==> flow/design.v <==
module system_bus
	#(parameter DATA_WIDTH = 8, 
	parameter ADDR_WIDTH = 14, 
	parameter NO_OF_MASTER = 4, 
	parameter NO_OF_SLAVE = 8,
	parameter [NO_OF_SLAVE*ADDR_WIDTH-1:0] SLAVE_BASE_ADDR = {14'd10, 14'd20, 14'd30, 14'd40, 14'd50, 14'd60, 14'd70, 14'd80}, 
	parameter [NO_OF_SLAVE*ADDR_WIDTH-1:0] SLAVE_END_ADDR = {14'd19, 14'd29, 14'd39, 14'd49, 14'd59, 14'd69, 14'd79, 14'd89}
	) 
	(
	input clk,
	input reset_n,
	input [ADDR_WIDTH*NO_OF_MASTER-1:0]  addr_avm, 
	output [DATA_WIDTH*NO_OF_MASTER-1:0]  readdata_avm,
	input [DATA_WIDTH*NO_OF_MASTER-1:0]  writedata_avm, 
	input [NO_OF_MASTER-1:0]  readen_avm,
	input [NO_OF_MASTER-1:0]  writeen_avm,
	output [NO_OF_MASTER-1:0]  readvalid_avm,
	output [NO_OF_MASTER-1:0]  writevalid_avm,
	input [NO_OF_MASTER-1:0]  waitrequest_avm,
	input [4*NO_OF_MASTER-1:0]priority_no,
	output [ADDR_WIDTH*NO_OF_SLAVE-1:0]  addr_avs,
	input [DATA_WIDTH*NO_OF_SLAVE-1:0]  readdata_avs,
	output [DATA_WIDTH*NO_OF_SLAVE-1:0]  writedata_avs,
	output [NO_OF_SLAVE-1:0]  readen_avs,
	output [NO_OF_SLAVE-1:0]  writeen_avs,
	input [NO_OF_SLAVE-1:0]  readvalid_avs,
	input [NO_OF_SLAVE-1:0]  writevalid_avs,
	output reg [NO_OF_SLAVE-1:0]  waitrequest_avs
	);
	reg [NO_OF_MASTER-1:0] readen_avm_last, writeen_avm_last, readen_avm_reg, writeen_avm_reg;
	reg [NO_OF_MASTER-1:0]  readvalid_avm_reg, readvalid_avm_reg_out, writevalid_avm_reg_out;
	reg [DATA_WIDTH-1:0]  readdata_avm_reg [NO_OF_MASTER-1:0];
	reg [7:0] readvalid_avs_last, writevalid_avs_last;
	reg [DATA_WIDTH-1:0]  readdata_avs_reg [NO_OF_SLAVE-1:0];
	reg [NO_OF_SLAVE-1:0] readvalid_avs_reg;
	reg [NO_OF_SLAVE-1:0] writevalid_avs_reg;
	wire [NO_OF_SLAVE:0] readvalid_avs_reg_x = {1'b0, readvalid_avs_reg};
	wire [NO_OF_SLAVE:0] writevalid_avs_reg_x = {1'b0, writevalid_avs_reg};
	reg [ADDR_WIDTH-1:0] addr_avs_reg [NO_OF_SLAVE-1:0];
	reg [DATA_WIDTH-1:0]  writedata_avs_reg [NO_OF_SLAVE-1:0];
	reg [NO_OF_SLAVE-1:0]  readen_avs_reg, writeen_avs_reg, readen_avs_reg_out, writeen_avs_reg_out;
	wire [ADDR_WIDTH-1:0] addr_avm_wire [NO_OF_MASTER-1:0];
	wire [DATA_WIDTH-1:0] writedata_avm_wire [NO_OF_MASTER-1:0];
	wire [3:0] priority_wire [NO_OF_MASTER-1:0];
	wire [4*NO_OF_MASTER-1:0] priority_no_with_active;
	reg [7:0] free_slaves;
	reg [3:0] last_state_stage_1_2;
	reg [1:0] master_slave_mux_master;
	reg [7:0] slave_master_demux_slave;
	reg [3:0] counter_s_p_master [NO_OF_MASTER-1:0];
	reg [3:0] value_s_p_master [NO_OF_MASTER-1:0];
	reg [7:0] slave_en_flag;
	reg [4:0] s_p_conversion_counter;
	reg [4:0] s_p_conversion_value;
	reg [3:0] s_p_conversion_counter_4;
	reg [3:0] s_p_conversion_value_4;
	reg stage_2_state;
	reg stage_4_state;
	reg [DATA_WIDTH + 2 - 1:0] shift_reg_slave;
	reg [DATA_WIDTH + ADDR_WIDTH + 2-1:0] shift_reg_master;
	reg [3:0] master_enable;
	reg [7:0] last_state_stage_3_4;
	reg [7:0] last_state_stage_3_4_single;
	reg [7:0] slave_active_stage_3;
	wire [31:0] slave_master_priority;
	wire [31:0] slave_master_priority_with_active;
	wire [3:0] master_enable_wire;
	wire m2s_serial_bus,s2m_serial_bus;
	wire [7:0] master_corresponding_slave [3:0];
	wire [3:0] master_active_stage_1;
	reg [3:0] mux_demux_slave_corresponding_master [7:0] ;
	reg [1:0] mux_demux_slave_corresponding_master_2bit [7:0] ;
	reg [2:0] master_corresponding_slave_3bit [NO_OF_MASTER-1:0];
	reg [4:0] counter_s_p_slave [NO_OF_SLAVE-1:0];
	reg [4:0] value_s_p_slave [NO_OF_SLAVE-1:0];
	reg [1:0] state_master_interface [NO_OF_MASTER-1:0];
	reg [1:0] state_slave_interface [NO_OF_SLAVE-1:0];
	reg [7:0] slave_master_mux_slave;
	reg [3:0] slave_master_mux_slave_3b;
	reg [3:0] slave_master_mux_slave_3b_tem;
	reg [3:0] master_releaser_stage;
	reg [7:0] slave_releaser_stage;
	assign master_active_stage_1=(readen_avm_reg | writeen_avm_reg) & (~last_state_stage_1_2) & (~{((master_corresponding_slave[3] & free_slaves) == 8'b0),((master_corresponding_slave[2] & free_slaves) == 8'b0),((master_corresponding_slave[1] & free_slaves) == 8'b0),((master_corresponding_slave[0] & free_slaves) == 8'b0)});
	assign slave_master_priority={priority_wire[mux_demux_slave_corresponding_master_2bit[7]],priority_wire[mux_demux_slave_corresponding_master_2bit[6]],priority_wire[mux_demux_slave_corresponding_master_2bit[5]],priority_wire[mux_demux_slave_corresponding_master_2bit[4]],priority_wire[mux_demux_slave_corresponding_master_2bit[3]],priority_wire[mux_demux_slave_corresponding_master_2bit[2]],priority_wire[mux_demux_slave_corresponding_master_2bit[1]],priority_wire[mux_demux_slave_corresponding_master_2bit[0]]};
	assign readen_avs = readen_avs_reg_out;
	assign writeen_avs = writeen_avs_reg_out;
	assign readvalid_avm=readvalid_avm_reg_out;
	assign writevalid_avm=writevalid_avm_reg_out;
	assign master_enable_wire=master_enable;
	assign m2s_serial_bus=shift_reg_master[DATA_WIDTH + ADDR_WIDTH + 1];
	assign s2m_serial_bus=shift_reg_slave[DATA_WIDTH + 1];
	genvar i, j, k;
	generate
		for ( i=0;i<NO_OF_MASTER;i=i+1)  
			begin : VECTORIZE_INTERFACE_SIGNALS
				assign priority_wire[i]=priority_no[i*4+3:i*4];
				assign addr_avm_wire[i]=addr_avm[(i+1)*ADDR_WIDTH-1:i*ADDR_WIDTH];
				assign writedata_avm_wire[i]=writedata_avm[(i+1)*DATA_WIDTH-1:i*DATA_WIDTH];
			end
		for ( k=0;k<NO_OF_MASTER;k=k+1)  
			begin : ADDRESS_DECODING_0  
				for ( i=0;i<NO_OF_SLAVE;i=i+1)
					begin : ADDRESS_DECODING_1
						assign master_corresponding_slave[k][i]=(addr_avm[ADDR_WIDTH*k-1+ADDR_WIDTH:ADDR_WIDTH*k] >= SLAVE_BASE_ADDR[(i+1)*ADDR_WIDTH-1:i*ADDR_WIDTH])? ((addr_avm[ADDR_WIDTH*k-1+ADDR_WIDTH:ADDR_WIDTH*k] <= SLAVE_END_ADDR[(i+1)*ADDR_WIDTH-1:i*ADDR_WIDTH])? 1'b1:1'b0):1'b0 ;
					end
			end
		for ( i=0;i<NO_OF_MASTER;i=i+1)  
			begin : BIT_CONVERSION_8_3
				always @(*)
					begin
						case(master_corresponding_slave[i])
							8'b00000001:
								begin
									master_corresponding_slave_3bit[i]=3'b000;
								end
							8'b00000010:
								begin
									master_corresponding_slave_3bit[i]=3'b001;
								end
							8'b00000100:
								begin
									master_corresponding_slave_3bit[i]=3'b010;
								end
							8'b00001000:
								begin
									master_corresponding_slave_3bit[i]=3'b011;
								end
							8'b00010000:
								begin
									master_corresponding_slave_3bit[i]=3'b100;
								end
							8'b00100000:
								begin
									master_corresponding_slave_3bit[i]=3'b101;
								end
							8'b01000000:
								begin
									master_corresponding_slave_3bit[i]=3'b110;
								end
							8'b10000000:
								begin
									master_corresponding_slave_3bit[i]=3'b111;
								end
							default:
								begin
									master_corresponding_slave_3bit[i]=3'b00;
								end
						endcase
					end
			end
		for ( i=0;i<NO_OF_MASTER;i=i+1)  
			begin : IDENTIFY_MASTER_REQUEST_DECTING_WITH_EDGE
				always @(posedge clk or negedge reset_n)
					if (~reset_n)
						begin
							readen_avm_reg[i]<=1'b0;
							writeen_avm_reg[i]<=1'b0;
						end
					else
					begin
						case({((~readen_avm_last[i]) & readen_avm[i]), master_releaser_stage[i]})
							2'b10,2'b11:
								begin
									readen_avm_reg[i]<=1'b1;
								end
							2'b01:
								begin
									readen_avm_reg[i]<=1'b0;
								end
							2'b00:
								begin
									readen_avm_reg[i]<=readen_avm_reg[i];
								end
							default:
								begin
									readen_avm_reg[i]<=1'b0;
								end
						endcase
						case({((~writeen_avm_last[i]) & writeen_avm[i]), master_releaser_stage[i]})
							2'b10,2'b11:
								begin
									writeen_avm_reg[i]<=1'b1;
								end
							2'b01:
								begin
									writeen_avm_reg[i]<=1'b0;
								end
							2'b00:
								begin
									writeen_avm_reg[i]<=writeen_avm_reg[i];
								end
							default:
								begin
									writeen_avm_reg[i]<=1'b0;
								end
						endcase
					end
			end
		for ( i=0;i<NO_OF_SLAVE;i=i+1)  
			begin : BIT_CONVERSION_4_2
				always @(*)
					begin
						case(mux_demux_slave_corresponding_master[i])
							4'b0001:
								begin
									mux_demux_slave_corresponding_master_2bit[i]=2'b00;
								end
							4'b0010:
								begin
									mux_demux_slave_corresponding_master_2bit[i]=2'b01;
								end
							4'b0100:
								begin
									mux_demux_slave_corresponding_master_2bit[i]=2'b10;
								end
							4'b1000:
								begin
									mux_demux_slave_corresponding_master_2bit[i]=2'b11;
								end
							default:
								begin
									mux_demux_slave_corresponding_master_2bit[i]=2'b00;
								end
						endcase
					end
			end
		for ( i=0;i<NO_OF_MASTER;i=i+1)  
			begin : DETECT_MASTER_REQUESTS_WITH_PRIORITY
				assign priority_no_with_active[i*4]=priority_no[i*4] & master_active_stage_1[i];
				assign priority_no_with_active[i*4+1]=priority_no[i*4+1] & master_active_stage_1[i];
				assign priority_no_with_active[i*4+2]=priority_no[i*4+2] & master_active_stage_1[i];
				assign priority_no_with_active[i*4+3]=priority_no[i*4+3] & master_active_stage_1[i];
			end
		for ( i=0;i<NO_OF_SLAVE;i=i+1)  
			begin : DETECT_SLAVE_READY_WITH_PRIORITY
				assign slave_master_priority_with_active[i*4]=slave_master_priority[i*4] & slave_active_stage_3[i];
				assign slave_master_priority_with_active[i*4+1]=slave_master_priority[i*4+1] & slave_active_stage_3[i];
				assign slave_master_priority_with_active[i*4+2]=slave_master_priority[i*4+2] & slave_active_stage_3[i];
				assign slave_master_priority_with_active[i*4+3]=slave_master_priority[i*4+3] & slave_active_stage_3[i];
			end
		for (i=0;i<NO_OF_SLAVE;i=i+1)  
			begin : SAMPLE_DATA_FROM_SLAVE_INTERFACE
				assign writedata_avs[(i+1)*DATA_WIDTH-1:i*DATA_WIDTH] = writedata_avs_reg[i];
				assign addr_avs[(i+1)*ADDR_WIDTH-1:i*ADDR_WIDTH]=addr_avs_reg[i]-SLAVE_BASE_ADDR[i];
				always @(posedge clk or negedge reset_n)	
					begin
						if (~reset_n)
							begin
								readvalid_avs_reg[i]<=1'b0;
								writevalid_avs_reg[i]<=1'b0;
								readdata_avs_reg[i]<=8'b0;
								waitrequest_avs[i]<=1'b0;
							end
						else	
							begin
								case ({(readvalid_avs[i] & (~readvalid_avs_last[i])),(writevalid_avs[i] & (~writevalid_avs_last[i]))})
									2'b11:
										begin
											readvalid_avs_reg[i]<=readvalid_avs[i];
											writevalid_avs_reg[i]<=writevalid_avs[i];
											readdata_avs_reg[i]<=readdata_avs[i*8+7:i*8];
											waitrequest_avs[i]<=1'b1;
										end
									2'b10:
										begin
											readvalid_avs_reg[i]<=readvalid_avs[i];
											writevalid_avs_reg[i]<=writevalid_avs[i];
											readdata_avs_reg[i]<=readdata_avs[i*8+7:i*8];
											waitrequest_avs[i]<=1'b1;
										end
									2'b01:
										begin
											readvalid_avs_reg[i]<=readvalid_avs[i];
											writevalid_avs_reg[i]<=writevalid_avs[i];
											readdata_avs_reg[i]<=readdata_avs_reg[i];
											waitrequest_avs[i]<=1'b1;
										end
									2'b00:
										begin
											readvalid_avs_reg[i]<=readvalid_avs_reg[i];
											writevalid_avs_reg[i]<=writevalid_avs_reg[i];
											readdata_avs_reg[i]<=readdata_avs_reg[i];
											waitrequest_avs[i]<=1'b0;
										end
									default:
										begin
											readvalid_avs_reg[i]<=1'b0;
											writevalid_avs_reg[i]<=1'b0;
											readdata_avs_reg[i]<=8'b0;
											waitrequest_avs[i]<=1'b0;
										end
								endcase
							end
					end
			end
		for (j=0;j<NO_OF_SLAVE;j=j+1)  
			begin : SERIAL_TO_PARALLEL_CONVERSION_AT_SLAVE_INTERFACES
				always @(posedge clk or negedge reset_n) 
					begin
						if(~reset_n)
							begin
								counter_s_p_slave[j]<=5'b0;
								value_s_p_slave[j]<=5'b0;	
								state_slave_interface[j]<=2'b0;
								writeen_avs_reg[j] <= 1'b0;
								readen_avs_reg[j] <= 1'b0;
								addr_avs_reg[j]<={ADDR_WIDTH{1'b0}};
								writedata_avs_reg[j]<=8'b0;
								writeen_avs_reg_out[j]<=1'b0;
								readen_avs_reg_out[j] <=1'b0;
							end
						else	
							begin
								case(state_slave_interface[j])
									2'b0:
										begin
											writeen_avs_reg[j] <= writeen_avs_reg[j];
											counter_s_p_slave[j]<=5'b0;
											writedata_avs_reg[j]<=writedata_avs_reg[j];
											addr_avs_reg[j]<=addr_avs_reg[j];
											value_s_p_slave[j]<=value_s_p_slave[j];
											if (slave_en_flag[j])
												begin
													state_slave_interface[j] <=2'b1;
													readen_avs_reg[j] <= m2s_serial_bus;
												end
											else
												begin
													state_slave_interface[j] <=2'b0;
													readen_avs_reg[j] <= 1'b0;
												end
											if (writeen_avs_reg_out[j] & writevalid_avs[j])
												begin
													writeen_avs_reg_out[j]<=1'b0;
												end
											else
												begin
													writeen_avs_reg_out[j]<=writeen_avs_reg_out[j];
												end
											if (readen_avs_reg_out[j] & readvalid_avs[j])
												begin
													readen_avs_reg_out[j] <=1'b0;
												end
											else
												begin
													readen_avs_reg_out[j] <=readen_avs_reg_out[j];
												end		
										end
									2'b01:
										begin
											writeen_avs_reg[j] <= m2s_serial_bus;
											readen_avs_reg[j] <= readen_avs_reg[j];			
											counter_s_p_slave[j]<=5'b0;
											state_slave_interface[j] <=2'b10;			
											writedata_avs_reg[j]<=writedata_avs_reg[j];
											addr_avs_reg[j]<=addr_avs_reg[j];			
											if(readen_avs_reg[j])
												begin
													value_s_p_slave[j]<=ADDR_WIDTH-1'b1;
												end
											else
												begin
													value_s_p_slave[j]<=ADDR_WIDTH+DATA_WIDTH-1'b1;
												end
											if (writeen_avs_reg_out[j] & writevalid_avs[j])
												begin
													writeen_avs_reg_out[j]<=1'b0;
												end
											else
												begin
													writeen_avs_reg_out[j]<=writeen_avs_reg_out[j];
												end
											if (readen_avs_reg_out[j] & readvalid_avs[j])
												begin
													readen_avs_reg_out[j] <=1'b0;
												end
											else
												begin
													readen_avs_reg_out[j] <=readen_avs_reg_out[j];
												end
										end
									2'b10:
										begin
											writeen_avs_reg[j] <= writeen_avs_reg[j];
											readen_avs_reg[j] <= readen_avs_reg[j];
											value_s_p_slave[j]<=value_s_p_slave[j];
											writedata_avs_reg[j]<={writedata_avs_reg[j],addr_avs_reg[j][ADDR_WIDTH-1]};			
											addr_avs_reg[j]<={addr_avs_reg[j],m2s_serial_bus};			
										if(value_s_p_slave[j] == counter_s_p_slave[j] )
											begin
												counter_s_p_slave[j]<=5'd0;
												writeen_avs_reg_out[j]<=writeen_avs_reg[j];
												readen_avs_reg_out[j] <= readen_avs_reg[j];
												state_slave_interface[j] <=2'b0;
											end
										else			
											begin
												counter_s_p_slave[j]<=counter_s_p_slave[j]+5'd1;
												writeen_avs_reg_out[j]<=writeen_avs_reg_out[j];
												readen_avs_reg_out[j] <=readen_avs_reg_out[j];
												state_slave_interface[j] <=2'b10;
											end					
										end
									default:
										begin
											counter_s_p_slave[j]<=5'b0;
											value_s_p_slave[j]<=5'b0;	
											state_slave_interface[j]<=2'b0;
											writeen_avs_reg[j] <= 1'b0;
											readen_avs_reg[j] <= 1'b0;
											addr_avs_reg[j]<={ADDR_WIDTH{1'b0}};
											writedata_avs_reg[j]<=8'b0;
											writeen_avs_reg_out[j]<=1'b0;
											readen_avs_reg_out[j] <=1'b0;
										end		
								endcase
							end
					end
		end
		for (j=0;j<NO_OF_MASTER;j=j+1) 
			begin : SERIAL_TO_PARALLEL_CONVERSION_AT_MASTER_INTERFACES
				assign readdata_avm[(j+1)*DATA_WIDTH-1:j*DATA_WIDTH]=readdata_avm_reg[j];
				always @(posedge clk or negedge reset_n) 
					begin
						if(~reset_n)
							begin
								counter_s_p_master[j]<=4'b0;
								value_s_p_master[j]<=4'b0;	
								state_master_interface[j]<=2'b0;
								readdata_avm_reg[j] <= 8'b0;
								readvalid_avm_reg[j] <= 1'b0;
								readvalid_avm_reg_out[j] <= 1'b0;
								writevalid_avm_reg_out[j] <= 1'b0;
							end
						else	
							begin
								case(state_master_interface[j])
									2'b0:
										begin
											counter_s_p_master[j]<=4'b0;
											value_s_p_master[j]<=value_s_p_master[j];
											readdata_avm_reg[j] <= readdata_avm_reg[j];
											if (master_enable_wire[j])
												begin
													state_master_interface[j] <=2'b1;
												end
											else
												begin
													state_master_interface[j] <=2'b0;
												end
											casex({master_enable_wire[j],(readen_avm[j] | writeen_avm[j] | waitrequest_avm[j])})
												2'b1x:
													begin
														readvalid_avm_reg[j] <= s2m_serial_bus;
														readvalid_avm_reg_out[j] <= 1'b0;
														writevalid_avm_reg_out[j] <= 1'b0;
													end
												2'b01:
													begin
														readvalid_avm_reg[j] <= readvalid_avm_reg[j];
														readvalid_avm_reg_out[j] <= readvalid_avm_reg_out[j];
														writevalid_avm_reg_out[j] <= writevalid_avm_reg_out[j];
													end
												2'b00:
													begin
														readvalid_avm_reg[j] <= 1'b0;
														readvalid_avm_reg_out[j] <= 1'b0;
														writevalid_avm_reg_out[j] <= 1'b0;
													end
												default:
													begin
														readvalid_avm_reg[j] <= 1'b0;
														readvalid_avm_reg_out[j] <= 1'b0;
														writevalid_avm_reg_out[j] <= 1'b0;
													end
											endcase
										end
									2'b01:
										begin
											counter_s_p_master[j]<=4'b0;
											readvalid_avm_reg[j] <= readvalid_avm_reg[j];
											if(readvalid_avm_reg[j])
												begin
													value_s_p_master[j]<=DATA_WIDTH-1'b1;
													state_master_interface[j] <=2'b10;
													writevalid_avm_reg_out[j] <= s2m_serial_bus;
												end
											else													
												begin
													value_s_p_master[j]<=4'd0;
													state_master_interface[j] <=2'b0;
													writevalid_avm_reg_out[j] <= s2m_serial_bus;
												end
											readvalid_avm_reg_out[j] <= 1'b0;
											readdata_avm_reg[j] <= readdata_avm_reg[j];
										end
									2'b10:
										begin
											value_s_p_master[j]<=value_s_p_master[j];
											readvalid_avm_reg[j] <= readvalid_avm_reg[j];
											readdata_avm_reg[j] <= {readdata_avm_reg[j],s2m_serial_bus}; 
											writevalid_avm_reg_out[j] <= 1'b0;
											if(value_s_p_master[j] == counter_s_p_master[j] )
												begin
													counter_s_p_master[j]<=4'd0;
													readvalid_avm_reg_out[j] <= readvalid_avm_reg[j];
													state_master_interface[j] <=2'b0;
												end
											else
												begin
													counter_s_p_master[j]<=counter_s_p_master[j]+4'd1;
													readvalid_avm_reg_out[j] <= 1'b0;
													state_master_interface[j] <=2'b10;
												end	
										end
									default:
										begin
											readdata_avm_reg[j] <= 8'b0;
											counter_s_p_master[j]<=4'b0;
											value_s_p_master[j]<=4'b0;	
											state_master_interface[j]<=2'b0;
											readvalid_avm_reg[j] <= 1'b0;
											readvalid_avm_reg_out[j] <= 1'b0;
											writevalid_avm_reg_out[j] <= 1'b0;
										end
								endcase
							end
					end
		end
	endgenerate
	always @(posedge clk or negedge reset_n)
		begin
			if(~reset_n)
				begin
					readvalid_avs_last<=8'b0;
					writevalid_avs_last<=8'b0;
					readen_avm_last<=8'b0;
					writeen_avm_last<=8'b0;
				end
			else
				begin
					readvalid_avs_last<=readvalid_avs;
					writevalid_avs_last<=writevalid_avs;
					readen_avm_last<=readen_avm;
					writeen_avm_last<=writeen_avm;
				end
		end
	always @(posedge clk or negedge reset_n) 
		begin
			if (~reset_n)
				begin
					master_slave_mux_master <=2'b0;
					slave_master_demux_slave<=8'b0;
					mux_demux_slave_corresponding_master[0] <= 4'b0;
					mux_demux_slave_corresponding_master[1] <= 4'b0;
					mux_demux_slave_corresponding_master[2] <= 4'b0;
					mux_demux_slave_corresponding_master[3] <= 4'b0;
					mux_demux_slave_corresponding_master[4] <= 4'b0;
					mux_demux_slave_corresponding_master[5] <= 4'b0;
					mux_demux_slave_corresponding_master[6] <= 4'b0;
					mux_demux_slave_corresponding_master[7] <= 4'b0;
				end
			else
				begin      
					casex({priority_no_with_active}) 
						16'b1000xxxxxxxxxxxx:
							begin
								master_slave_mux_master <=2'b11;
								slave_master_demux_slave<=master_corresponding_slave[3];
								mux_demux_slave_corresponding_master[master_corresponding_slave_3bit[3]] <= 4'b1000; 
							end
						16'b0xxx1000xxxxxxxx:
							begin
								master_slave_mux_master <=2'b10;
								slave_master_demux_slave<=master_corresponding_slave[2];
								mux_demux_slave_corresponding_master[master_corresponding_slave_3bit[2]] <= 4'b0100;
							end
						16'b0xxx0xxx1000xxxx:
							begin
								master_slave_mux_master <=2'b01;
								slave_master_demux_slave<=master_corresponding_slave[1];
								mux_demux_slave_corresponding_master[master_corresponding_slave_3bit[1]] <= 4'b0010;
							end
						16'b0xxx0xxx0xxx1000:
							begin
								master_slave_mux_master <=2'b0;
								slave_master_demux_slave<=master_corresponding_slave[0];
								mux_demux_slave_corresponding_master[master_corresponding_slave_3bit[0]] <= 4'b0001;
							end
						16'b01000xxx0xxx0xxx:
							begin
								master_slave_mux_master <=2'b11;
								slave_master_demux_slave<=master_corresponding_slave[3];
								mux_demux_slave_corresponding_master[master_corresponding_slave_3bit[3]] <= 4'b1000;
							end
						16'b00xx01000xxx0xxx:
							begin
								master_slave_mux_master <=2'b10;
								slave_master_demux_slave<=master_corresponding_slave[2];
								mux_demux_slave_corresponding_master[master_corresponding_slave_3bit[2]] <= 4'b0100;
							end
						16'b00xx00xx01000xxx:
							begin
								master_slave_mux_master <=2'b01;
								slave_master_demux_slave<=master_corresponding_slave[1];
								mux_demux_slave_corresponding_master[master_corresponding_slave_3bit[1]] <= 4'b0010;
							end
						16'b00xx00xx00xx0100:
							begin
								master_slave_mux_master <=2'b0;
								slave_master_demux_slave<=master_corresponding_slave[0];
								mux_demux_slave_corresponding_master[master_corresponding_slave_3bit[0]] <= 4'b0001;
							end
						16'b001000xx00xx00xx:
							begin
								master_slave_mux_master <=2'b11;
								slave_master_demux_slave<=master_corresponding_slave[3];
								mux_demux_slave_corresponding_master[master_corresponding_slave_3bit[3]] <= 4'b1000;
							end
						16'b000x001000xx00xx:
							begin
								master_slave_mux_master <=2'b10;
								slave_master_demux_slave<=master_corresponding_slave[2];
								mux_demux_slave_corresponding_master[master_corresponding_slave_3bit[2]] <= 4'b0100;
							end
						16'b000x000x001000xx:
							begin
								master_slave_mux_master <=2'b01;
								slave_master_demux_slave<=master_corresponding_slave[1];
								mux_demux_slave_corresponding_master[master_corresponding_slave_3bit[1]] <= 4'b0010;
							end
						16'b000x000x000x0010:
							begin
								master_slave_mux_master <=2'b0;
								slave_master_demux_slave<=master_corresponding_slave[0];
								mux_demux_slave_corresponding_master[master_corresponding_slave_3bit[0]] <= 4'b0001;
							end
						16'b0001000x000x000x:
							begin
								master_slave_mux_master <=2'b11;
								slave_master_demux_slave<=master_corresponding_slave[3];
								mux_demux_slave_corresponding_master[master_corresponding_slave_3bit[3]] <= 4'b1000;
							end
						16'b00000001000x000x:
							begin
								master_slave_mux_master <=2'b10;
								slave_master_demux_slave<=master_corresponding_slave[2];
								mux_demux_slave_corresponding_master[master_corresponding_slave_3bit[2]] <= 4'b0100;
							end
						16'b000000000001000x:
							begin
								master_slave_mux_master <=2'b01;  
								slave_master_demux_slave<=master_corresponding_slave[1];
								mux_demux_slave_corresponding_master[master_corresponding_slave_3bit[1]] <= 4'b0010;
							end
						16'b0000000000000001:
							begin
								master_slave_mux_master <=2'b0;
								slave_master_demux_slave<=master_corresponding_slave[0];
								mux_demux_slave_corresponding_master[master_corresponding_slave_3bit[0]] <= 4'b0001;
							end
						default:
							begin
								master_slave_mux_master <=2'b0;
								slave_master_demux_slave<=8'b0;
							end
					endcase
				end
		end
	always @(posedge clk or negedge reset_n) 
		begin
			if(~reset_n)
				begin
					slave_en_flag <= 8'b0;
					s_p_conversion_counter <= 5'b0;
					s_p_conversion_value<=5'b0;
					shift_reg_master<={(DATA_WIDTH+ADDR_WIDTH+2){1'b0}};
					last_state_stage_1_2<=4'b0;
					stage_2_state<=1'b0;
					free_slaves<=8'hff;
				end
			else
				begin
					case(stage_2_state)
						1'b0:  
							begin
								s_p_conversion_counter <= 5'b0;
								if (writeen_avm[master_slave_mux_master])
									begin
										s_p_conversion_value <= DATA_WIDTH+ADDR_WIDTH+1'b1; 
										shift_reg_master <= {readen_avm[master_slave_mux_master],writeen_avm[master_slave_mux_master] ,writedata_avm_wire[master_slave_mux_master], addr_avm_wire[master_slave_mux_master]};
									end
								else
									begin
										s_p_conversion_value <= ADDR_WIDTH+1'b1;
										shift_reg_master <= {readen_avm[master_slave_mux_master],writeen_avm[master_slave_mux_master] , addr_avm_wire[master_slave_mux_master], {DATA_WIDTH{1'b0}}};
									end
								if(slave_master_demux_slave!=8'b0)  
									begin 
										slave_en_flag <= slave_master_demux_slave;
										last_state_stage_1_2 <= (last_state_stage_1_2 ^ master_releaser_stage) | (1'b1 << master_slave_mux_master);
										stage_2_state <= 1'b1;
										free_slaves <= ((free_slaves|slave_releaser_stage) ^ slave_master_demux_slave);
									end
								else
									begin
										slave_en_flag<=8'b0;
										stage_2_state <= stage_2_state;
										last_state_stage_1_2 <= (last_state_stage_1_2 ^ master_releaser_stage);
										free_slaves <=(free_slaves|slave_releaser_stage);
									end
							end
						1'b1:
							begin
								s_p_conversion_value<=s_p_conversion_value;  
								slave_en_flag<=8'b0;
								last_state_stage_1_2 <= (last_state_stage_1_2 ^ master_releaser_stage);
								free_slaves<=(free_slaves|slave_releaser_stage);
								shift_reg_master<= {shift_reg_master[DATA_WIDTH+ADDR_WIDTH:0],1'b0};
								if(s_p_conversion_counter == s_p_conversion_value)
									begin
										stage_2_state <= 1'b0;
										s_p_conversion_counter <= 5'b0;
									end
								else
									begin
										stage_2_state <= stage_2_state;
										s_p_conversion_counter <= s_p_conversion_counter + 5'b1;
									end
							end
						default:
							begin
								slave_en_flag <= 8'b0;
								s_p_conversion_counter <= 5'b0;
								s_p_conversion_value<=5'b0;
								shift_reg_master<={(DATA_WIDTH+ADDR_WIDTH+2){1'b0}};
								last_state_stage_1_2<=4'b0;
								stage_2_state<=1'b0;
								free_slaves<=8'hff;
							end
					endcase
				end
		end
	always @(posedge clk or negedge reset_n)
		begin 
			if (~reset_n)
				begin
					slave_active_stage_3<=8'b0;
				end
			else
				begin
					slave_active_stage_3<=(slave_active_stage_3|(((~readvalid_avs_last) & readvalid_avs) |  ((~writevalid_avs_last) & writevalid_avs))) & (~last_state_stage_3_4);
				end
		end
	always @(posedge clk or negedge reset_n) 
		begin
			if (~reset_n)
				begin
					slave_master_mux_slave<=8'b0;
					slave_master_mux_slave_3b <= 4'b0;
				end
			else
				begin          
					if ((slave_master_priority_with_active & 32'b11110000000000000000000000000000) == 32'b10000000000000000000000000000000)
						begin
							slave_master_mux_slave<=8'b10000000; slave_master_mux_slave_3b <= 4'b111;
						end
					else if ((slave_master_priority_with_active & 32'b10001111000000000000000000000000) == 32'b00001000000000000000000000000000)
						begin
							slave_master_mux_slave<=8'b01000000; slave_master_mux_slave_3b <= 4'b110;
						end
					else if ((slave_master_priority_with_active & 32'b10001000111100000000000000000000) == 32'b00000000100000000000000000000000)
						begin
							slave_master_mux_slave<=8'b00100000; slave_master_mux_slave_3b <= 4'b101;
						end
					else if ((slave_master_priority_with_active & 32'b10001000100011110000000000000000) == 32'b00000000000010000000000000000000)
						begin
							slave_master_mux_slave<=8'b00010000; slave_master_mux_slave_3b <= 4'b100;
						end
					else if ((slave_master_priority_with_active & 32'b10001000100010001111000000000000) == 32'b00000000000000001000000000000000)
						begin
							slave_master_mux_slave<=8'b00001000; slave_master_mux_slave_3b <= 4'b011;
						end
					else if ((slave_master_priority_with_active & 32'b10001000100010001000111100000000) == 32'b00000000000000000000100000000000)
						begin
							slave_master_mux_slave<=8'b00000100; slave_master_mux_slave_3b <= 4'b010;
						end
					else if ((slave_master_priority_with_active & 32'b10001000100010001000100011110000) == 32'b00000000000000000000000010000000)
						begin
							slave_master_mux_slave<=8'b00000010; slave_master_mux_slave_3b <= 4'b001;
						end
					else if ((slave_master_priority_with_active & 32'b10001000100010001000100010001111) == 32'b00000000000000000000000000001000)
						begin
							slave_master_mux_slave<=8'b00000001; slave_master_mux_slave_3b <= 4'b000;
						end
					else if ((slave_master_priority_with_active & 32'b11111000100010001000100010001000) == 32'b01000000000000000000000000000000)
						begin
							slave_master_mux_slave<=8'b10000000; slave_master_mux_slave_3b <= 4'b111;
						end
					else if ((slave_master_priority_with_active & 32'b11001111100010001000100010001000) == 32'b00000100000000000000000000000000)
						begin
							slave_master_mux_slave<=8'b01000000; slave_master_mux_slave_3b <= 4'b110;
						end
					else if ((slave_master_priority_with_active & 32'b11001100111110001000100010001000) == 32'b00000000010000000000000000000000)
						begin
							slave_master_mux_slave<=8'b00100000; slave_master_mux_slave_3b <= 4'b101;
						end
					else if ((slave_master_priority_with_active & 32'b11001100110011111000100010001000) == 32'b00000000000001000000000000000000)
						begin
							slave_master_mux_slave<=8'b00010000; slave_master_mux_slave_3b <= 4'b100;
						end
					else if ((slave_master_priority_with_active & 32'b11001100110011001111100010001000) == 32'b00000000000000000100000000000000)
						begin
							slave_master_mux_slave<=8'b00001000; slave_master_mux_slave_3b <= 4'b011;
						end
					else if ((slave_master_priority_with_active & 32'b11001100110011001100111110001000) == 32'b00000000000000000000010000000000)
						begin
							slave_master_mux_slave<=8'b00000100; slave_master_mux_slave_3b <= 4'b010;
						end
					else if ((slave_master_priority_with_active & 32'b11001100110011001100110011111000) == 32'b00000000000000000000000001000000)
						begin
							slave_master_mux_slave<=8'b00000010; slave_master_mux_slave_3b <= 4'b001;
						end
					else if ((slave_master_priority_with_active & 32'b11001100110011001100110011001111) == 32'b00000000000000000000000000000100)
						begin
							slave_master_mux_slave<=8'b00000001; slave_master_mux_slave_3b <= 4'b000;
						end
					else if ((slave_master_priority_with_active & 32'b11111100110011001100110011001100) == 32'b00100000000000000000000000000000)
						begin
							slave_master_mux_slave<=8'b10000000; slave_master_mux_slave_3b <= 4'b111;
						end
					else if ((slave_master_priority_with_active & 32'b11101111110011001100110011001100) == 32'b00000010000000000000000000000000)
						begin
							slave_master_mux_slave<=8'b01000000; slave_master_mux_slave_3b <= 4'b110;
						end
					else if ((slave_master_priority_with_active & 32'b11101110111111001100110011001100) == 32'b00000000001000000000000000000000)
						begin
							slave_master_mux_slave<=8'b00100000; slave_master_mux_slave_3b <= 4'b101;
						end
					else if ((slave_master_priority_with_active & 32'b11101110111011111100110011001100) == 32'b00000000000000100000000000000000)
						begin
							slave_master_mux_slave<=8'b00010000; slave_master_mux_slave_3b <= 4'b100;
						end
					else if ((slave_master_priority_with_active & 32'b11101110111011101111110011001100) == 32'b00000000000000000010000000000000)
						begin
							slave_master_mux_slave<=8'b00001000; slave_master_mux_slave_3b <= 4'b011;
						end
					else if ((slave_master_priority_with_active & 32'b11101110111011101110111111001100) == 32'b00000000000000000000001000000000)
						begin
							slave_master_mux_slave<=8'b00000100; slave_master_mux_slave_3b <= 4'b010;
						end
					else if ((slave_master_priority_with_active & 32'b11101110111011101110111011111100) == 32'b00000000000000000000000000100000)
						begin
							slave_master_mux_slave<=8'b00000010; slave_master_mux_slave_3b <= 4'b001;
						end
					else if ((slave_master_priority_with_active & 32'b11101110111011101110111011101111) == 32'b00000000000000000000000000000010)
						begin
							slave_master_mux_slave<=8'b00000001; slave_master_mux_slave_3b <= 4'b000;
						end
					else if ((slave_master_priority_with_active & 32'b11111110111011101110111011101110) == 32'b00010000000000000000000000000000)
						begin
							slave_master_mux_slave<=8'b10000000; slave_master_mux_slave_3b <= 4'b111;
						end
					else if ((slave_master_priority_with_active & 32'b11111111111011101110111011101110) == 32'b00000001000000000000000000000000)
						begin
							slave_master_mux_slave<=8'b01000000; slave_master_mux_slave_3b <= 4'b110;
						end
					else if ((slave_master_priority_with_active & 32'b11111111111111101110111011101110) == 32'b00000000000100000000000000000000)
						begin
							slave_master_mux_slave<=8'b00100000; slave_master_mux_slave_3b <= 4'b101;
						end
					else if ((slave_master_priority_with_active & 32'b11111111111111111110111011101110) == 32'b00000000000000010000000000000000)
						begin
							slave_master_mux_slave<=8'b00010000; slave_master_mux_slave_3b <= 4'b100;
						end
					else if ((slave_master_priority_with_active & 32'b11111111111111111111111011101110) == 32'b00000000000000000001000000000000)
						begin
							slave_master_mux_slave<=8'b00001000; slave_master_mux_slave_3b <= 4'b011;
						end
					else if ((slave_master_priority_with_active & 32'b11111111111111111111111111101110) == 32'b00000000000000000000000100000000)
						begin
							slave_master_mux_slave<=8'b00000100; slave_master_mux_slave_3b <= 4'b010;
						end
					else if ((slave_master_priority_with_active & 32'b11111111111111111111111111111110) == 32'b00000000000000000000000000010000)
						begin
							slave_master_mux_slave<=8'b00000010; slave_master_mux_slave_3b <= 4'b001;
						end
					else if ((slave_master_priority_with_active & 32'b11111111111111111111111111111111) == 32'b00000000000000000000000000000001)
						begin
							slave_master_mux_slave<=8'b00000001; slave_master_mux_slave_3b <= 4'b000;
						end
					else
						begin
							slave_master_mux_slave<=8'b0; slave_master_mux_slave_3b <= 4'b1000;
						end
				end
		end
	always @(posedge clk or negedge reset_n) 
		begin
			if(!reset_n)
				begin
					s_p_conversion_counter_4 <= 4'b0;
					s_p_conversion_value_4 <= 4'b0;
					stage_4_state <= 1'b0;
					shift_reg_slave <= {(DATA_WIDTH + 2){1'b0}}; 
					last_state_stage_3_4<=8'b0;
					last_state_stage_3_4_single<=8'b0;
					master_enable<=4'b0;
					slave_master_mux_slave_3b_tem<=4'b0;
				end
			else
				begin
					case(stage_4_state)
						1'b0:
							begin
								last_state_stage_3_4_single<=8'b0;
								s_p_conversion_counter_4 <= 4'b0;
								if (readvalid_avs_reg_x[slave_master_mux_slave_3b])
									begin
										shift_reg_slave <= {readvalid_avs_reg_x[slave_master_mux_slave_3b], writevalid_avs_reg_x[slave_master_mux_slave_3b], readdata_avs_reg[slave_master_mux_slave_3b]};
										s_p_conversion_value_4 <= DATA_WIDTH+1'b1;
									end
								else
									begin
										shift_reg_slave <= {readvalid_avs_reg_x[slave_master_mux_slave_3b], writevalid_avs_reg_x[slave_master_mux_slave_3b],{DATA_WIDTH{1'b0}}};
										s_p_conversion_value_4 <= 4'd1;
									end
								if(slave_master_mux_slave!=8'b0)
									begin
										stage_4_state <= 1'b1;
										last_state_stage_3_4<=(last_state_stage_3_4^slave_releaser_stage)| (1'b1 << slave_master_mux_slave_3b);
										master_enable<=mux_demux_slave_corresponding_master[slave_master_mux_slave_3b];
									end
								else
									begin
										stage_4_state <= stage_4_state;
										last_state_stage_3_4<=(last_state_stage_3_4^slave_releaser_stage);
										master_enable<=4'b0;
									end
								slave_master_mux_slave_3b_tem<=slave_master_mux_slave_3b;
							end
						1'b1:
							begin
								slave_master_mux_slave_3b_tem<=slave_master_mux_slave_3b_tem;
								master_enable<=4'b0;
								shift_reg_slave[DATA_WIDTH + 1:0] <= {shift_reg_slave[DATA_WIDTH:0],1'b0};
								last_state_stage_3_4<=(last_state_stage_3_4^slave_releaser_stage);
								if(s_p_conversion_counter_4 == s_p_conversion_value_4)
									begin
										stage_4_state <= 1'b0;
										s_p_conversion_counter_4 <= 4'b0;
										last_state_stage_3_4_single<=(1'b1 << slave_master_mux_slave_3b_tem);
									end
								else
									begin
										stage_4_state <= stage_4_state;
										s_p_conversion_counter_4 <= s_p_conversion_counter_4 + 4'b1;
										last_state_stage_3_4_single<=8'b0;
									end
							end
					endcase
				end
		end
		always @(posedge clk or negedge reset_n)  
			begin
				if (~reset_n)
					begin
						master_releaser_stage<=4'b0;
						slave_releaser_stage<=8'b0;
					end
				else
					begin
						case(last_state_stage_3_4_single)
							8'b10000000:
								begin
									master_releaser_stage<=mux_demux_slave_corresponding_master[7];
									slave_releaser_stage<=8'b10000000;
								end
							8'b01000000:
								begin
									master_releaser_stage<=mux_demux_slave_corresponding_master[6];
									slave_releaser_stage<=8'b01000000;
								end
							8'b00100000:
								begin
									master_releaser_stage<=mux_demux_slave_corresponding_master[5];
									slave_releaser_stage<=8'b00100000;
								end
							8'b00010000:
								begin
									master_releaser_stage<=mux_demux_slave_corresponding_master[4];
									slave_releaser_stage<=8'b00010000;
								end
							8'b00001000:
								begin
									master_releaser_stage<=mux_demux_slave_corresponding_master[3];
									slave_releaser_stage<=8'b00001000;
								end
							8'b00000100:
								begin
									master_releaser_stage<=mux_demux_slave_corresponding_master[2];
									slave_releaser_stage<=8'b00000100;
								end
							8'b00000010:
								begin
									master_releaser_stage<=mux_demux_slave_corresponding_master[1];
									slave_releaser_stage<=8'b00000010;
								end
							8'b00000001:
								begin
									master_releaser_stage<=mux_demux_slave_corresponding_master[0];
									slave_releaser_stage<=8'b00000001;
								end
							default:
								begin
									master_releaser_stage<=4'b0;
									slave_releaser_stage<=8'b0;
								end
						endcase		
					end
			end
endmodule
# Reports on system_bus
# Module system_bus before and after one edit of its RTL, step after step.
# Lines under "before" count in the file above, lines under "after" in the edited file.
# "diff" is "after" less "before", of the values as shown; "rel_change_pct" is that difference over "before", in percent.
# Operators carry their Yosys type and port widths (W data, S select, Z words).
# Cell names lack the library's common part.
design:
  top: "system_bus"
  clock_port: "clk"
  cell_library: "sky130hd"
  lib_corner: "tt_025C_1v80"

# Edit of the RTL
# The edit as a unified diff against the file above.
# A script made this edit. It changes what the design does and was not meant as an optimisation.
# begin of diff
@@ -534,5 +534,4 @@
 				begin
 					readvalid_avs_last<=8'b0;
-					writevalid_avs_last<=8'b0;
 					readen_avm_last<=8'b0;
 					writeen_avm_last<=8'b0;
@@ -541,9 +540,9 @@
 				begin
 					readvalid_avs_last<=readvalid_avs;
-					writevalid_avs_last<=writevalid_avs;
 					readen_avm_last<=readen_avm;
 					writeen_avm_last<=writeen_avm;
 				end
 		end
+	always @(*) writevalid_avs_last = writevalid_avs;
 	always @(posedge clk or negedge reset_n) 
 		begin
# end of diff

# Word-level counts
# Yosys after proc, flatten, opt, wreduce and memory -nomap, before mapping. Print and check cells are not counted. Equal cells are merged and count once.
op_classes:
  columns: ["element", "before", "after", "diff", "rel_change_pct"]
  rows:
  - ["equal", 320, 296, -24, -7.50]
  - ["reduce_logical", 157, 133, -24, -15.29]
  - ["shift", 7, 7, 0, 0.00]
  - ["mux", 470, 470, 0, 0.00]
  - ["bitwise", 149, 133, -16, -10.74]
  - ["n_cmp", 64, 64, 0, 0.00]
  - ["addsub", 16, 16, 0, 0.00]
ops:
  columns: ["op", "before", "after", "diff", "rel_change_pct"]
  rows:
  - ["$reduce_or A2 Y1", 64, 48, -16, -25.00]
  - ["$eq A2 B2 Y1 const B", 62, 46, -16, -25.81]
  - ["$and A1 B1 Y1", 88, 80, -8, -9.09]
  - ["$eq A2 B1 Y1 const B", 41, 33, -8, -19.51]
  - ["$not A1 Y1", 30, 22, -8, -26.67]
  - ["$reduce_or A3 Y1", 8, 0, -8, -100.00]
# Operator kinds equal on both sides are left out: 112.
word_totals:
  columns: ["element", "before", "after", "diff", "rel_change_pct"]
  rows:
  - ["elab_cells", 1357, 1292, -65, -4.79]
  - ["ff_bits", 680, 672, -8, -1.18]
  - ["output_inout_bits", 240, 240, 0, 0.00]
  - ["input_bits", 198, 198, 0, 0.00]

# Longest topological paths
# Depth = most cells in a row (Yosys ltp): at word level without a register or memory, in the mapped netlist without a sequential cell, where the memories' decode and read muxes count.
logic_depth:
  columns: ["element", "before", "after", "diff", "rel_change_pct"]
  rows:
  - ["depth_word", 38, 38, 0, 0.00]
  - ["ABC_AREA", "0", "0", null, null]
  - ["ltp_mapped", 15, 13, -2, -13.33]

# Mapped cells and area
# Source: synth_stat.txt of the flow (Yosys; design flattened, memories mapped). It holds for the ABC_AREA given above (unset counts as 0); a run with the other value may have another netlist.
types:
  columns: ["cell", "before", "after", "diff", "rel_change_pct"]
  rows:
  - ["nand2_1", 845, 641, -204, -24.14]
  - ["mux2_2", 31, 104, 73, 235.48]
  - ["o21ai_0", 172, 201, 29, 16.86]
  - ["nand2b_1", 58, 44, -14, -24.14]
  - ["a21o_1", 20, 6, -14, -70.00]
  - ["a22o_1", 48, 35, -13, -27.08]
  - ["inv_1", 92, 104, 12, 13.04]
  - ["and2_1", 29, 41, 12, 41.38]
  - ["nor4_1", 20, 32, 12, 60.00]
  - ["nor3_1", 45, 55, 10, 22.22]
  - ["or2_2", 13, 23, 10, 76.92]
  - ["dfrtp_1", 640, 632, -8, -1.25]
  - ["a221oi_1", 14, 6, -8, -57.14]
  - ["a22oi_1", 35, 28, -7, -20.00]
  - ["o31ai_1", 20, 27, 7, 35.00]
  - ["o2bb2ai_1", 0, 7, 7, null]
  - ["nor2b_1", 55, 49, -6, -10.91]
  - ["o211ai_1", 26, 32, 6, 23.08]
# Cell types equal on both sides are left out: 15.
# The list need not be complete.
mapped:
  columns: ["element", "before", "after", "diff", "rel_change_pct"]
  rows:
  - ["sequential_area_um2", 16540.9, 16340.7, -200.2, -1.21]
  - ["buf_cells", 183, 180, -3, -1.64]
  - ["cell_count", 3423, 3350, -73, -2.13]
  - ["ff_cells", 660, 652, -8, -1.21]
  - ["synth_area_um2", 31884.3, 32292.2, 407.9, 1.28]

# Worst setup path after synthesis
# Source: OpenSTA report_checks on the synthesized netlist (no wires, ideal clock, input and output delay 20% of the period each), path of least setup slack; recovery checks are left aside. Register names are those of the netlist, which keeps one name where synthesis merged equal registers.
synth_timing:
  columns: ["element", "before", "after", "diff", "rel_change_pct"]
  rows:
  - ["kind", "input to register", "input to register", null, null]
  - ["start", "in addr_avm[45]", "in addr_avm[15]", null, null]
  - ["end", "reg mux_demux_slave_corresponding_master[3][2]", "reg mux_demux_slave_corresponding_master[1][1]", null, null]
  - ["period_ns", 7.0, 7.0, 0.0, 0.00]
  - ["path_delay_ns", 2.843, 2.956, 0.113, 3.97]
  - ["input_delay_ns", 1.400, 1.400, 0.000, 0.00]
  - ["required_ns", 6.875, 6.875, 0.000, 0.00]
  - ["driving_pins", 12, 12, 0, 0.00]
  - ["path_slack_ns", 2.757, 2.644, -0.113, null]
  - ["launch_ns", 1.400, 1.400, 0.000, 0.00]
  - ["n_path_buf", 1, 1, 0, 0.00]
  - ["arrival_time_ns", 4.118, 4.231, 0.113, 2.74]
  - ["synth_period_reached_ns", 4.243, 4.356, 0.113, 2.66]
# "path_delay_ns" = arrival - input delay + setup time.
# "driving_pins" counts driving pins, that of a launching flip-flop among them; a cell with two outputs on the path counts twice.
# "synth_period_reached_ns" is the clock period less the worst setup slack; recovery checks do not enter. This is arithmetic on one report: input and output delays are still those of the set period (20% each).
# The rows between start and end are the longest chain of elaborated cells between them; the timing report does not say that the signal goes this way. Where chains are equally long, one stands for them.
# A line is the first line of the expression or statement that the cell stems from. Yosys adds cells for indexed reads and writes and turns some case tables into memories.
# A register here has more assigning lines than the two given.
synth_between_before:
  path_cell_list: "buf_6 and3_4 a22o_1 a32o_1 a211o_1 and2_4 and4_1 nor4_2 nor3_2 a41o_1 a221oi_4 mux2_4"
  elab_chain_len: 12
  cells_between: 77
  cone_classes: "compare (16); eq/ne (28); mux (19); logic (7); reduce/logical (7)"
synth_lines_before:
  columns: ["element", "line", "text"]
  rows:
  - ["start: declaration", 12, "input [ADDR_WIDTH*NO_OF_MASTER-1:0] addr_avm,"]
  - ["$le A14 B7 Y1", 104, "assign master_corresponding_slave[k][i]=(addr_avm[ADDR_WIDTH*k-1+ADDR_WIDTH:ADDR_WIDTH*k] >= SLAVE_BASE_ADDR[( ..."]
  - ["$mux W1 (2 in a row)", 104, null]
  - ["$and A8 B8 Y8", 83, "assign master_active_stage_1=(readen_avm_reg | writeen_avm_reg) & (~last_state_stage_1_2) & (~{((master_corres ..."]
  - ["$logic_not A8 Y1", 83, null]
  - ["$not A4 Y4", 83, null]
  - ["$and A4 B4 Y4", 83, null]
  - ["$and A1 B1 Y1", 229, "assign priority_no_with_active[i*4]=priority_no[i*4] & master_active_stage_1[i];"]
  - ["$eq A16 B1 Y1", 565, "casex({priority_no_with_active})"]
  - ["$reduce_or A4 Y1", null, null]
  - ["$ne A2 B1 Y1", null, null]
  - ["$reduce_and A5 Y1", null, null]
  - ["end: assignment", 557, "mux_demux_slave_corresponding_master[3] <= 4'b0;"]
  - ["end: assignment", 570, "mux_demux_slave_corresponding_master[master_corresponding_slave_3bit[3]] <= 4'b1000;"]
  - ["end: declaration", 71, "reg [3:0] mux_demux_slave_corresponding_master [7:0] ;"]
synth_between_after:
  path_cell_list: "buf_2 a21oi_1 or4b_1 a21oi_1 nor4_4 or4b_2 nor4_1 o21a_1 o21ai_0 o2111a_1 inv_1 mux2_2"
  elab_chain_len: 12
  cells_between: 75
  cone_classes: "compare (16); eq/ne (26); mux (19); logic (7); reduce/logical (7)"
synth_lines_after:
  columns: ["element", "line", "text"]
  rows:
  - ["start: declaration", 12, "input [ADDR_WIDTH*NO_OF_MASTER-1:0] addr_avm,"]
  - ["$le A14 B7 Y1", 104, "assign master_corresponding_slave[k][i]=(addr_avm[ADDR_WIDTH*k-1+ADDR_WIDTH:ADDR_WIDTH*k] >= SLAVE_BASE_ADDR[( ..."]
  - ["$mux W1 (2 in a row)", 104, null]
  - ["$and A8 B8 Y8", 83, "assign master_active_stage_1=(readen_avm_reg | writeen_avm_reg) & (~last_state_stage_1_2) & (~{((master_corres ..."]
  - ["$logic_not A8 Y1", 83, null]
  - ["$not A4 Y4", 83, null]
  - ["$and A4 B4 Y4", 83, null]
  - ["$and A1 B1 Y1", 229, "assign priority_no_with_active[i*4]=priority_no[i*4] & master_active_stage_1[i];"]
  - ["$eq A16 B1 Y1", 564, "casex({priority_no_with_active})"]
  - ["$reduce_or A4 Y1", null, null]
  - ["$ne A2 B1 Y1", null, null]
  - ["$reduce_and A5 Y1", null, null]
  - ["end: assignment", 554, "mux_demux_slave_corresponding_master[1] <= 4'b0;"]
  - ["end: assignment", 569, "mux_demux_slave_corresponding_master[master_corresponding_slave_3bit[3]] <= 4'b1000;"]
  - ["end: declaration", 71, "reg [3:0] mux_demux_slave_corresponding_master [7:0] ;"]

# Timing after layout
# From the final timing report of the runs of set A: the path of least setup slack in the routed layout; clock arrival at registers is part of the times.
layout_timing:
  columns: ["element", "before", "after", "diff", "rel_change_pct"]
  rows:
  - ["kind", "input to register", "input to register", null, null]
  - ["start", "in addr_avm[48]", "in addr_avm[48]", null, null]
  - ["end", "reg mux_demux_slave_corresponding_master[3][2]", "reg mux_demux_slave_corresponding_master[1][1]", null, null]
  - ["launch_ns", 1.40, 1.40, 0.00, 0.00]
  - ["required_ns", 7.49, 7.47, -0.02, -0.27]
  - ["arrival_time_ns", 5.57, 5.58, 0.01, 0.18]
  - ["driving_pins", 12, 12, 0, 0.00]
  - ["n_path_buf", 1, 1, 0, 0.00]
  - ["path_slack_ns", 1.92, 1.89, -0.03, null]
  - ["input_delay_ns", 1.40, 1.40, 0.00, 0.00]
  - ["period_ns", 7.0, 7.0, 0.0, 0.00]
# The rows between start and end are the longest chain of elaborated cells between them; the timing report does not say that the signal goes this way. Where chains are equally long, one stands for them.
# A register here has more assigning lines than the two given.
layout_between_before:
  path_cell_list: "clkdlybuf4s50_1 or2_1 or4_1 nand4_1 a211o_1 a32oi_1 a31oi_1 and3b_1 o21ai_1 nor2_1 a221oi_4 mux2_4"
  elab_chain_len: 12
  cells_between: 77
  cone_classes: "compare (16); eq/ne (28); mux (19); logic (7); reduce/logical (7)"
layout_lines_before:
  columns: ["element", "line", "text"]
  rows:
  - ["start: declaration", 12, "input [ADDR_WIDTH*NO_OF_MASTER-1:0] addr_avm,"]
  - ["$le A14 B7 Y1", 104, "assign master_corresponding_slave[k][i]=(addr_avm[ADDR_WIDTH*k-1+ADDR_WIDTH:ADDR_WIDTH*k] >= SLAVE_BASE_ADDR[( ..."]
  - ["$mux W1 (2 in a row)", 104, null]
  - ["$and A8 B8 Y8", 83, "assign master_active_stage_1=(readen_avm_reg | writeen_avm_reg) & (~last_state_stage_1_2) & (~{((master_corres ..."]
  - ["$logic_not A8 Y1", 83, null]
  - ["$not A4 Y4", 83, null]
  - ["$and A4 B4 Y4", 83, null]
  - ["$and A1 B1 Y1", 229, "assign priority_no_with_active[i*4]=priority_no[i*4] & master_active_stage_1[i];"]
  - ["$eq A16 B1 Y1", 565, "casex({priority_no_with_active})"]
  - ["$reduce_or A4 Y1", null, null]
  - ["$ne A2 B1 Y1", null, null]
  - ["$reduce_and A5 Y1", null, null]
  - ["end: assignment", 557, "mux_demux_slave_corresponding_master[3] <= 4'b0;"]
  - ["end: assignment", 570, "mux_demux_slave_corresponding_master[master_corresponding_slave_3bit[3]] <= 4'b1000;"]
  - ["end: declaration", 71, "reg [3:0] mux_demux_slave_corresponding_master [7:0] ;"]
layout_between_after:
  path_cell_list: "clkdlybuf4s50_1 and3b_1 a32oi_1 o32ai_1 o41ai_1 a21oi_1 nor2_1 a32o_1 o21ai_0 o2111a_1 inv_1 mux2_2"
  elab_chain_len: 12
  cells_between: 77
  cone_classes: "compare (16); eq/ne (28); mux (19); logic (7); reduce/logical (7)"
layout_lines_after:
  columns: ["element", "line", "text"]
  rows:
  - ["start: declaration", 12, "input [ADDR_WIDTH*NO_OF_MASTER-1:0] addr_avm,"]
  - ["$le A14 B7 Y1", 104, "assign master_corresponding_slave[k][i]=(addr_avm[ADDR_WIDTH*k-1+ADDR_WIDTH:ADDR_WIDTH*k] >= SLAVE_BASE_ADDR[( ..."]
  - ["$mux W1 (2 in a row)", 104, null]
  - ["$and A8 B8 Y8", 83, "assign master_active_stage_1=(readen_avm_reg | writeen_avm_reg) & (~last_state_stage_1_2) & (~{((master_corres ..."]
  - ["$logic_not A8 Y1", 83, null]
  - ["$not A4 Y4", 83, null]
  - ["$and A4 B4 Y4", 83, null]
  - ["$and A1 B1 Y1", 229, "assign priority_no_with_active[i*4]=priority_no[i*4] & master_active_stage_1[i];"]
  - ["$eq A16 B1 Y1", 564, "casex({priority_no_with_active})"]
  - ["$reduce_or A4 Y1", null, null]
  - ["$ne A2 B1 Y1", null, null]
  - ["$reduce_and A5 Y1", null, null]
  - ["end: assignment", 554, "mux_demux_slave_corresponding_master[1] <= 4'b0;"]
  - ["end: assignment", 569, "mux_demux_slave_corresponding_master[master_corresponding_slave_3bit[3]] <= 4'b1000;"]
  - ["end: declaration", 71, "reg [3:0] mux_demux_slave_corresponding_master [7:0] ;"]

# Layout results
# Both versions went through the flow (Yosys, OpenROAD) with the same settings in each pair. Constraints: input delay and output delay 20% of the set period each, output load 0.01 pF.
settings_set_A:
  CORE_UTILIZATION: 40
  PLACE_DENSITY: 0.6
  period_ns: 7.0
  CAP_MARGIN: 20
  CORE_MARGIN: 2
  SLEW_MARGIN: 20
results_set_A:
  columns: ["element", "before", "after", "diff", "rel_change_pct"]
  rows:
  - ["post_synth_area_um2", 31884.3, 32292.2, 407.9, 1.28]
  - ["power.total_mw", 10.012, 9.883, -0.129, -1.29]
  - ["timing.achieved_period_ns", 5.075, 5.115, 0.040, 0.79]
  - ["fin_hold_ws_ns", 0.403, 0.405, 0.002, null]
  - ["ws_setup_ns", 1.925, 1.885, -0.040, null]
  - ["finalUtil_pct", 50.2, 49.8, -0.4, null]
  - ["cell_area_final_um2", 39690.6, 40020.9, 330.3, 0.83]
  - ["die_um2", 81984.9, 83018.9, 1034.0, 1.26]
settings_set_B:
  CORE_ASPECT_RATIO: 0.95
  CORE_UTILIZATION: 53
  CTS_CLUSTER_DIAMETER: 263
  CTS_CLUSTER_SIZE: 68
  PLACE_DENSITY_LB_ADDON: 0.29
  SETUP_SLACK_MARGIN: -0.79
  TNS_END_PERCENT: 5
  period_ns: 8.59
  CAP_MARGIN: 20
  CORE_MARGIN: 2
  SLEW_MARGIN: 20
results_set_B:
  columns: ["element", "before", "after", "diff", "rel_change_pct"]
  rows:
  - ["post_synth_area_um2", 31884.3, 32292.2, 407.9, 1.28]
  - ["power.total_mw", 5.998, 6.034, 0.036, 0.60]
  - ["timing.achieved_period_ns", 5.404, 5.589, 0.185, 3.42]
  - ["fin_hold_ws_ns", 0.424, 0.427, 0.003, null]
  - ["ws_setup_ns", 3.186, 3.001, -0.185, null]
  - ["finalUtil_pct", 62.5, 62.3, -0.2, null]
  - ["cell_area_final_um2", 37146.9, 37631.1, 484.2, 1.30]
  - ["die_um2", 62138.4, 62919.5, 781.1, 1.26]
# "timing.achieved_period_ns" means the clock period less the worst setup slack. The figure is calculated, with input and output delays left at 20% of the set period.
# "power.total_mw" rests on the timing tool's default activity at the inputs, not on a simulated workload.
